==> flow/design.v <==
`timescale 1ns / 1ps
module multiplier (
    input  wire        clk,
    input  wire        rst,      
    input  wire [31:0] x,        
    input  wire [31:0] y,        
    input  wire        start,    
    output reg  [63:0] z,        
    output wire        busy      
  );
  localparam IDLE = 1'b0;
  localparam CALC = 1'b1;
  reg        state;
  reg [5:0]  count;
  reg [31:0] M;
  reg [64:0] P;
  reg        busy_r;
  assign busy = busy_r;
  wire [31:0] A = P[64:33];
  wire [1:0]  booth_bits = P[1:0];
  wire [31:0] add_sub_val = (booth_bits == 2'b01) ? M :
       (booth_bits == 2'b10) ? (~M + 1'b1) : 32'd0;
  wire [31:0] next_A = A + add_sub_val;
  wire [64:0] next_P = {next_A[31], next_A, P[32:1]};
  always @(posedge clk or posedge rst)
  begin
    if (rst)
    begin
      state  <= IDLE;
      count  <= 6'd0;
      M      <= 32'd0;
      P      <= 65'd0;
      z      <= 64'd0;
      busy_r <= 1'b0;
    end
    else
    begin
      case (state)
        IDLE:
        begin
          if (start)
          begin
            M      <= x;
            P      <= {32'd0, y, 1'b0};
            count  <= 6'd0;
            busy_r <= 1'b1;
            state  <= CALC;
          end
        end
        CALC:
        begin
          P <= next_P;
          count <= count + 1'b1;
          if (count == 6'd31)
          begin
            state  <= IDLE;
            z      <= next_P[64:1];
            busy_r <= 1'b0;
          end
        end
      endcase
    end
  end
endmodule
`timescale 1ns / 1ps
module mac (
    input  wire        clk,
    input  wire        rst,
    input  wire [31:0] x,
    input  wire [31:0] y,
    input  wire        start,
    output wire [31:0] z,
    output wire        busy
  );
  wire        busy0;
  wire        busy1;
  wire        busy2;
  wire        busy3;
  wire [31:0] x0 = {{24{x[ 7]}}, x[ 7: 0]};
  wire [31:0] x1 = {{24{x[15]}}, x[15: 8]};
  wire [31:0] x2 = {{24{x[23]}}, x[23:16]};
  wire [31:0] x3 = {{24{x[31]}}, x[31:24]};
  wire [31:0] y0 = {{24{y[ 7]}}, y[ 7: 0]};
  wire [31:0] y1 = {{24{y[15]}}, y[15: 8]};
  wire [31:0] y2 = {{24{y[23]}}, y[23:16]};
  wire [31:0] y3 = {{24{y[31]}}, y[31:24]};
  wire [63:0] result0;
  wire [63:0] result1;
  wire [63:0] result2;
  wire [63:0] result3;
  assign busy = busy0 | busy1 | busy2 | busy3;
  assign z    = result0[31:0] + result1[31:0] + result2[31:0] + result3[31:0];
  multiplier U_mul0 (
               .clk    (clk),
               .rst    (rst),
               .x      (x0),
               .y      (y0),
               .start  (start),
               .z      (result0),
               .busy   (busy0)
             );
  multiplier U_mul1 (
               .clk    (clk),
               .rst    (rst),
               .x      (x1),
               .y      (y1),
               .start  (start),
               .z      (result1),
               .busy   (busy1)
             );
  multiplier U_mul2 (
               .clk    (clk),
               .rst    (rst),
               .x      (x2),
               .y      (y2),
               .start  (start),
               .z      (result2),
               .busy   (busy2)
             );
  multiplier U_mul3 (
               .clk    (clk),
               .rst    (rst),
               .x      (x3),
               .y      (y3),
               .start  (start),
               .z      (result3),
               .busy   (busy3)
             );
endmodule
From RTL to reports: mac --
Tool output for the design above, in the order of the flow. Line numbers count from 1 in the design file above. Not given: n/a
Set-up: top module mac, clock port clk, library sky130hd, corner tt_025C_1v80

Elaborated design --
Counts by Yosys on the flattened word-level netlist (proc, flatten, opt, wreduce; memories kept). Register bits leave out memories and registers merged into their read ports (data or address). Print and check cells are left out. Cells with the same type and inputs are merged into one.
Word-level totals: bits of input ports 67, word width x clocked read ports 0, memory cells 0, cells after elaboration 121, bits in writable memories 0, bits in registers 452, output and inout port bits 33, bits in latches 0, memory bits (read-only) 0
Cells by class: div/mod/pow operators 0, multiplexer cells 39, shift-type cells 0, multipliers 0, add/sub/neg operators 15, reductions and logical operators 12, magnitude comparators 0, equal/unequal tests 20, bitwise logic cells 11
Operator list (count):
- parallel mux 65 bit (select 2 bit) | 4
- 2-to-1 mux 65 bit | 4
- 2-to-1 mux 32 bit | 8
- adder 32 bit | 7
- adder 32 x 1 -> 32 bit with constant B | 4
- NOT 32 bit | 4
- parallel mux 6 bit (select 2 bit) | 4
- AND reduction 2 bit | 12
- adder 6 x 1 -> 6 bit with constant B | 4
- == test 6 x 5 -> 1 bit with constant B | 4
- inequality test 2 bit with constant B | 8
- parallel mux 1 bit (select 2 bit) | 8
- 2-to-1 mux 1 bit | 10
- == test 2 x 1 -> 1 bit with constant B | 4
- == test 2 bit with constant B | 4
- 2-to-1 mux 6 bit | 1
- NOT 1 bit | 4
- bitwise OR 1 bit | 3

Depth --
Depth = most cells in a row (Yosys ltp): at word level without a register or memory, in the mapped netlist without a sequential cell, where the memories' decode and read muxes count.
Logic depth: word-level depth 6, ABC_AREA 0, mapped depth 18, depth with buffers taken out 18

Synthesis result --
The flow's flattened synthesis, as Yosys stat reports it; memories are mapped. The netlist is that of the ABC_AREA named above (0 if unset); the other value can give another one. The area totals of this step are shown rounded.
Cell types:
- sky130_fd_sc_hd__dfrtp_1 | count 448, area in all 1.12E+04 um2
- sky130_fd_sc_hd__ha_1 | count 211, area in all 2.64E+03 um2
- sky130_fd_sc_hd__nand2_1 | count 632, area in all 2.37E+03 um2
- sky130_fd_sc_hd__o21ai_0 | count 445, area in all 2.23E+03 um2
- sky130_fd_sc_hd__fa_1 | count 66, area in all 1.32E+03 um2
- sky130_fd_sc_hd__a21oi_1 | count 247, area in all 1.24E+03 um2
- sky130_fd_sc_hd__inv_1 | count 215, area in all 807.024 um2
- sky130_fd_sc_hd__xnor2_1 | count 80, area in all 700.672 um2
- sky130_fd_sc_hd__a21o_1 | count 85, area in all 638.112 um2
- sky130_fd_sc_hd__xor2_1 | count 68, area in all 595.571 um2
- sky130_fd_sc_hd__clkbuf_1 | count 149, area in all 559.286 um2
- sky130_fd_sc_hd__mux2_2 | count 42, area in all 472.954 um2
- sky130_fd_sc_hd__nor2_1 | count 93, area in all 349.085 um2
- sky130_fd_sc_hd__mux2i_1 | count 33, area in all 330.317 um2
- sky130_fd_sc_hd__nand3_1 | count 50, area in all 250.24 um2
- sky130_fd_sc_hd__nand4_1 | count 28, area in all 175.168 um2
- sky130_fd_sc_hd__o31ai_1 | count 23, area in all 172.666 um2
- sky130_fd_sc_hd__nand2b_1 | count 24, area in all 150.144 um2
Other cell types: 66; their cells: 348.
Synthesis totals: buffers 163, flip-flop cells 448, chip area (Yosys) 28800 um2, cells in the netlist 3287, area of sequential cells 11200 um2
By module: a second synthesis without flattening, with its own total; a netlist apart from the flattened one above.
Second synthesis, totals: cell total of the unflattened synthesis 4575, area (unflattened synthesis) 40300 um2
Rows give one instance, submodules left out.
Modules:
- multiplier | instances 4, seq. area 4180 um2, area 9220 um2, cells 1032
- mac | instances 1, seq. area 0.0 um2, area 3410 um2, cells 447

Path before layout --
OpenSTA on the mapped netlist: ideal clock, no wires. The path of least setup slack (recovery checks aside). Input and output delay are each 20% of the period. Register names are those of the netlist, which keeps one name where synthesis merged equal registers.
Path after synthesis: kind reg-to-output, from register U_mul1.z[1], to output z[29], time at the first pin 0.000 ns, stages on the path 16, arrival time 3.745 ns, period 7.0 ns, external output delay 1.400 ns, delay of the path 3.745 ns, path slack 1.855 ns, path buffers 0, required time 5.600 ns, synthesis period reached 5.145 ns
"delay of the path" = arrival - input delay + setup time. A path that ends at an output port has no setup time. "stages on the path" counts driving pins, that of a launching flip-flop among them; a cell with two outputs on the path counts twice. "synthesis period reached" is the clock period less the worst setup slack; recovery checks do not enter. This is arithmetic on one report: input and output delays are still those of the set period (20% each). Between the ends stands the longest chain of elaborated cells between them, by number of cells; it is not shown to be the way that was timed. Of several equally long chains one is given. A line is the first line of the expression or statement that the cell stems from. Yosys adds cells for indexed reads and writes and turns some case tables into memories.
Between the ends, after synthesis: cell sequence sky130_fd_sc_hd__dfrtp_1 sky130_fd_sc_hd__inv_1 sky130_fd_sc_hd__fa_1 sky130_fd_sc_hd__fa_1 sky130_fd_sc_hd__inv_1 sky130_fd_sc_hd__ha_1 sky130_fd_sc_hd__fa_1 sky130_fd_sc_hd__a21oi_1 sky130_fd_sc_hd__o21bai_1 sky130_fd_sc_hd__a211oi_1 sky130_fd_sc_hd__o31ai_1 sky130_fd_sc_hd__a21oi_1 sky130_fd_sc_hd__o21bai_1 sky130_fd_sc_hd__a31o_2 sky130_fd_sc_hd__a221oi_1 sky130_fd_sc_hd__xnor2_1, length of the longest elaborated chain 3, elaborated cells between the ends (all ways) 3, source lines of those cells 1, classes of those cells add/sub: 3
Ends and longest elaborated chain, after synthesis:
- start, declared | line 8 | output reg  [63:0] z,
- start, assigned | line 33 | z      <= 64'd0;
- start, assigned | line 57 | z      <= next_P[64:1];
- adder 32 bit x3 | line 92 | assign z    = result0[31:0] + result1[31:0] + result2[31:0] + result3[31:0];
- end, declared | line 72 | output wire [31:0] z,

Worst path after layout --
Path of least setup slack in the final report of flow run A (OpenROAD, finished layout, wires in). Where an end is a register, its clock arrival counts in the times.
Path after layout: kind reg-to-output, from register U_mul1.z[1], to output z[29], period 5.54 ns, required time 4.43 ns, time at the first pin 0.60 ns, stages on the path 17, path buffers 1, arrival time 4.43 ns, external output delay 1.11 ns, path slack 0.00 ns
Between the ends stands the longest chain of elaborated cells between them, by number of cells; it is not shown to be the way that was timed. Of several equally long chains one is given.
Between the ends, after layout: cell sequence sky130_fd_sc_hd__dfrtp_1 sky130_fd_sc_hd__inv_2 sky130_fd_sc_hd__fa_2 sky130_fd_sc_hd__fa_1 sky130_fd_sc_hd__inv_2 sky130_fd_sc_hd__ha_4 sky130_fd_sc_hd__fa_2 sky130_fd_sc_hd__a21oi_2 sky130_fd_sc_hd__o21bai_2 sky130_fd_sc_hd__a211oi_4 sky130_fd_sc_hd__o31ai_4 sky130_fd_sc_hd__a21oi_2 sky130_fd_sc_hd__o21bai_2 sky130_fd_sc_hd__a31o_4 sky130_fd_sc_hd__a221oi_4 sky130_fd_sc_hd__xnor2_1 sky130_fd_sc_hd__buf_2, length of the longest elaborated chain 3, elaborated cells between the ends (all ways) 3, source lines of those cells 1, classes of those cells add/sub: 3
Ends and longest elaborated chain, after layout:
- start, declared | line 8 | output reg  [63:0] z,
- start, assigned | line 33 | z      <= 64'd0;
- start, assigned | line 57 | z      <= next_P[64:1];
- adder 32 bit x3 | line 92 | assign z    = result0[31:0] + result1[31:0] + result2[31:0] + result3[31:0];
- end, declared | line 72 | output wire [31:0] z,

==> runs of mac <==
Measured data: module mac, platform sky130hd, 5 stored runs of the flow under differing settings, order arbitrary. Input and output delays are each 20% of the period that was set; the output load is 0.01 pF.
"achieved clock period" means the clock period less the worst setup slack. The figure is calculated, with input and output delays left at 20% of the set period.
"worst setup path time" means the part of the period allowed to the worst setup path (the constraints hold back 20% at inputs and 20% at outputs) less its slack; where the path has registers, the arrival times of their clocks count too.
The measured numbers are rounded.
[flow run A] settings: CAP_MARGIN=0, CORE_MARGIN=5, CTS_CLUSTER_SIZE=99, GPL_TIMING_DRIVEN=0, MAX_ROUTING_LAYER=met5, PLACE_DENSITY_LB_ADDON=0.27, SETUP_SLACK_MARGIN=1.24, SLEW_MARGIN=20, period_ns=5.54, CORE_UTILIZATION=40
[flow run A] result: chip area after synthesis (Yosys) 28800 um2, die area 77500 um2, standard-cell area of the final layout 34400 um2, utilization 48.1 %, worst setup slack after layout -0.002 ns, total negative slack -0.002 ns, worst hold slack 0.477 ns, achieved clock period 5.542 ns, worst setup path time 4.43 ns, worst setup path kind reg-to-output
[flow run B] settings: CELL_PAD_IN_SITES_GLOBAL_PLACEMENT=3, CORE_UTILIZATION=50, CTS_CLUSTER_DIAMETER=337, GPL_ROUTABILITY_DRIVEN=1, GPL_TIMING_DRIVEN=1, MAX_ROUTING_LAYER=met5, PLACE_DENSITY_LB_ADDON=0.06, TNS_END_PERCENT=60, period_ns=4.02, CAP_MARGIN=20, CORE_MARGIN=2, SLEW_MARGIN=20
[flow run B] result: did not finish, placement stopped with FLW-0024
[flow run C] settings: CAP_MARGIN=30, CELL_PAD_IN_SITES_DETAIL_PLACEMENT=2, CELL_PAD_IN_SITES_GLOBAL_PLACEMENT=3, CORE_ASPECT_RATIO=1.13, CORE_MARGIN=2, CORE_UTILIZATION=42, CTS_CLUSTER_DIAMETER=135, CTS_CLUSTER_SIZE=40, GPL_ROUTABILITY_DRIVEN=0, GPL_TIMING_DRIVEN=0, HOLD_SLACK_MARGIN=-0.08, MIN_ROUTING_LAYER=met2, PLACE_DENSITY_LB_ADDON=0.2, SLEW_MARGIN=5, period_ns=6.76
[flow run C] result: chip area after synthesis (Yosys) 28800 um2, die area 70700 um2, standard-cell area of the final layout 32000 um2, utilization 46.9 %, worst setup slack after layout 0.141 ns, total negative slack 0.000 ns, worst hold slack 0.510 ns, achieved clock period 6.619 ns, worst setup path time 5.27 ns, worst setup path kind reg-to-output
[flow run D] settings: CAP_MARGIN=15, CTS_CLUSTER_SIZE=71, MAX_ROUTING_LAYER=met4, period_ns=7.0, CORE_MARGIN=2, CORE_UTILIZATION=40, SLEW_MARGIN=20
[flow run D] result: chip area after synthesis (Yosys) 28800 um2, die area 74200 um2, standard-cell area of the final layout 32600 um2, utilization 45.7 %, worst setup slack after layout 0.353 ns, total negative slack 0.000 ns, worst hold slack 0.481 ns, achieved clock period 6.647 ns, worst setup path time 5.25 ns, worst setup path kind reg-to-output
[flow run E] settings: CAP_MARGIN=30, CELL_PAD_IN_SITES_DETAIL_PLACEMENT=2, CELL_PAD_IN_SITES_GLOBAL_PLACEMENT=3, CORE_ASPECT_RATIO=1.13, CORE_MARGIN=2, CORE_UTILIZATION=45, CTS_CLUSTER_DIAMETER=135, CTS_CLUSTER_SIZE=40, GPL_ROUTABILITY_DRIVEN=0, GPL_TIMING_DRIVEN=0, HOLD_SLACK_MARGIN=-0.08, MAX_ROUTING_LAYER=met4, MIN_ROUTING_LAYER=met2, PLACE_DENSITY_LB_ADDON=0.2, SLEW_MARGIN=5, period_ns=6.76
[flow run E] result: did not finish, placement stopped with FLW-0024
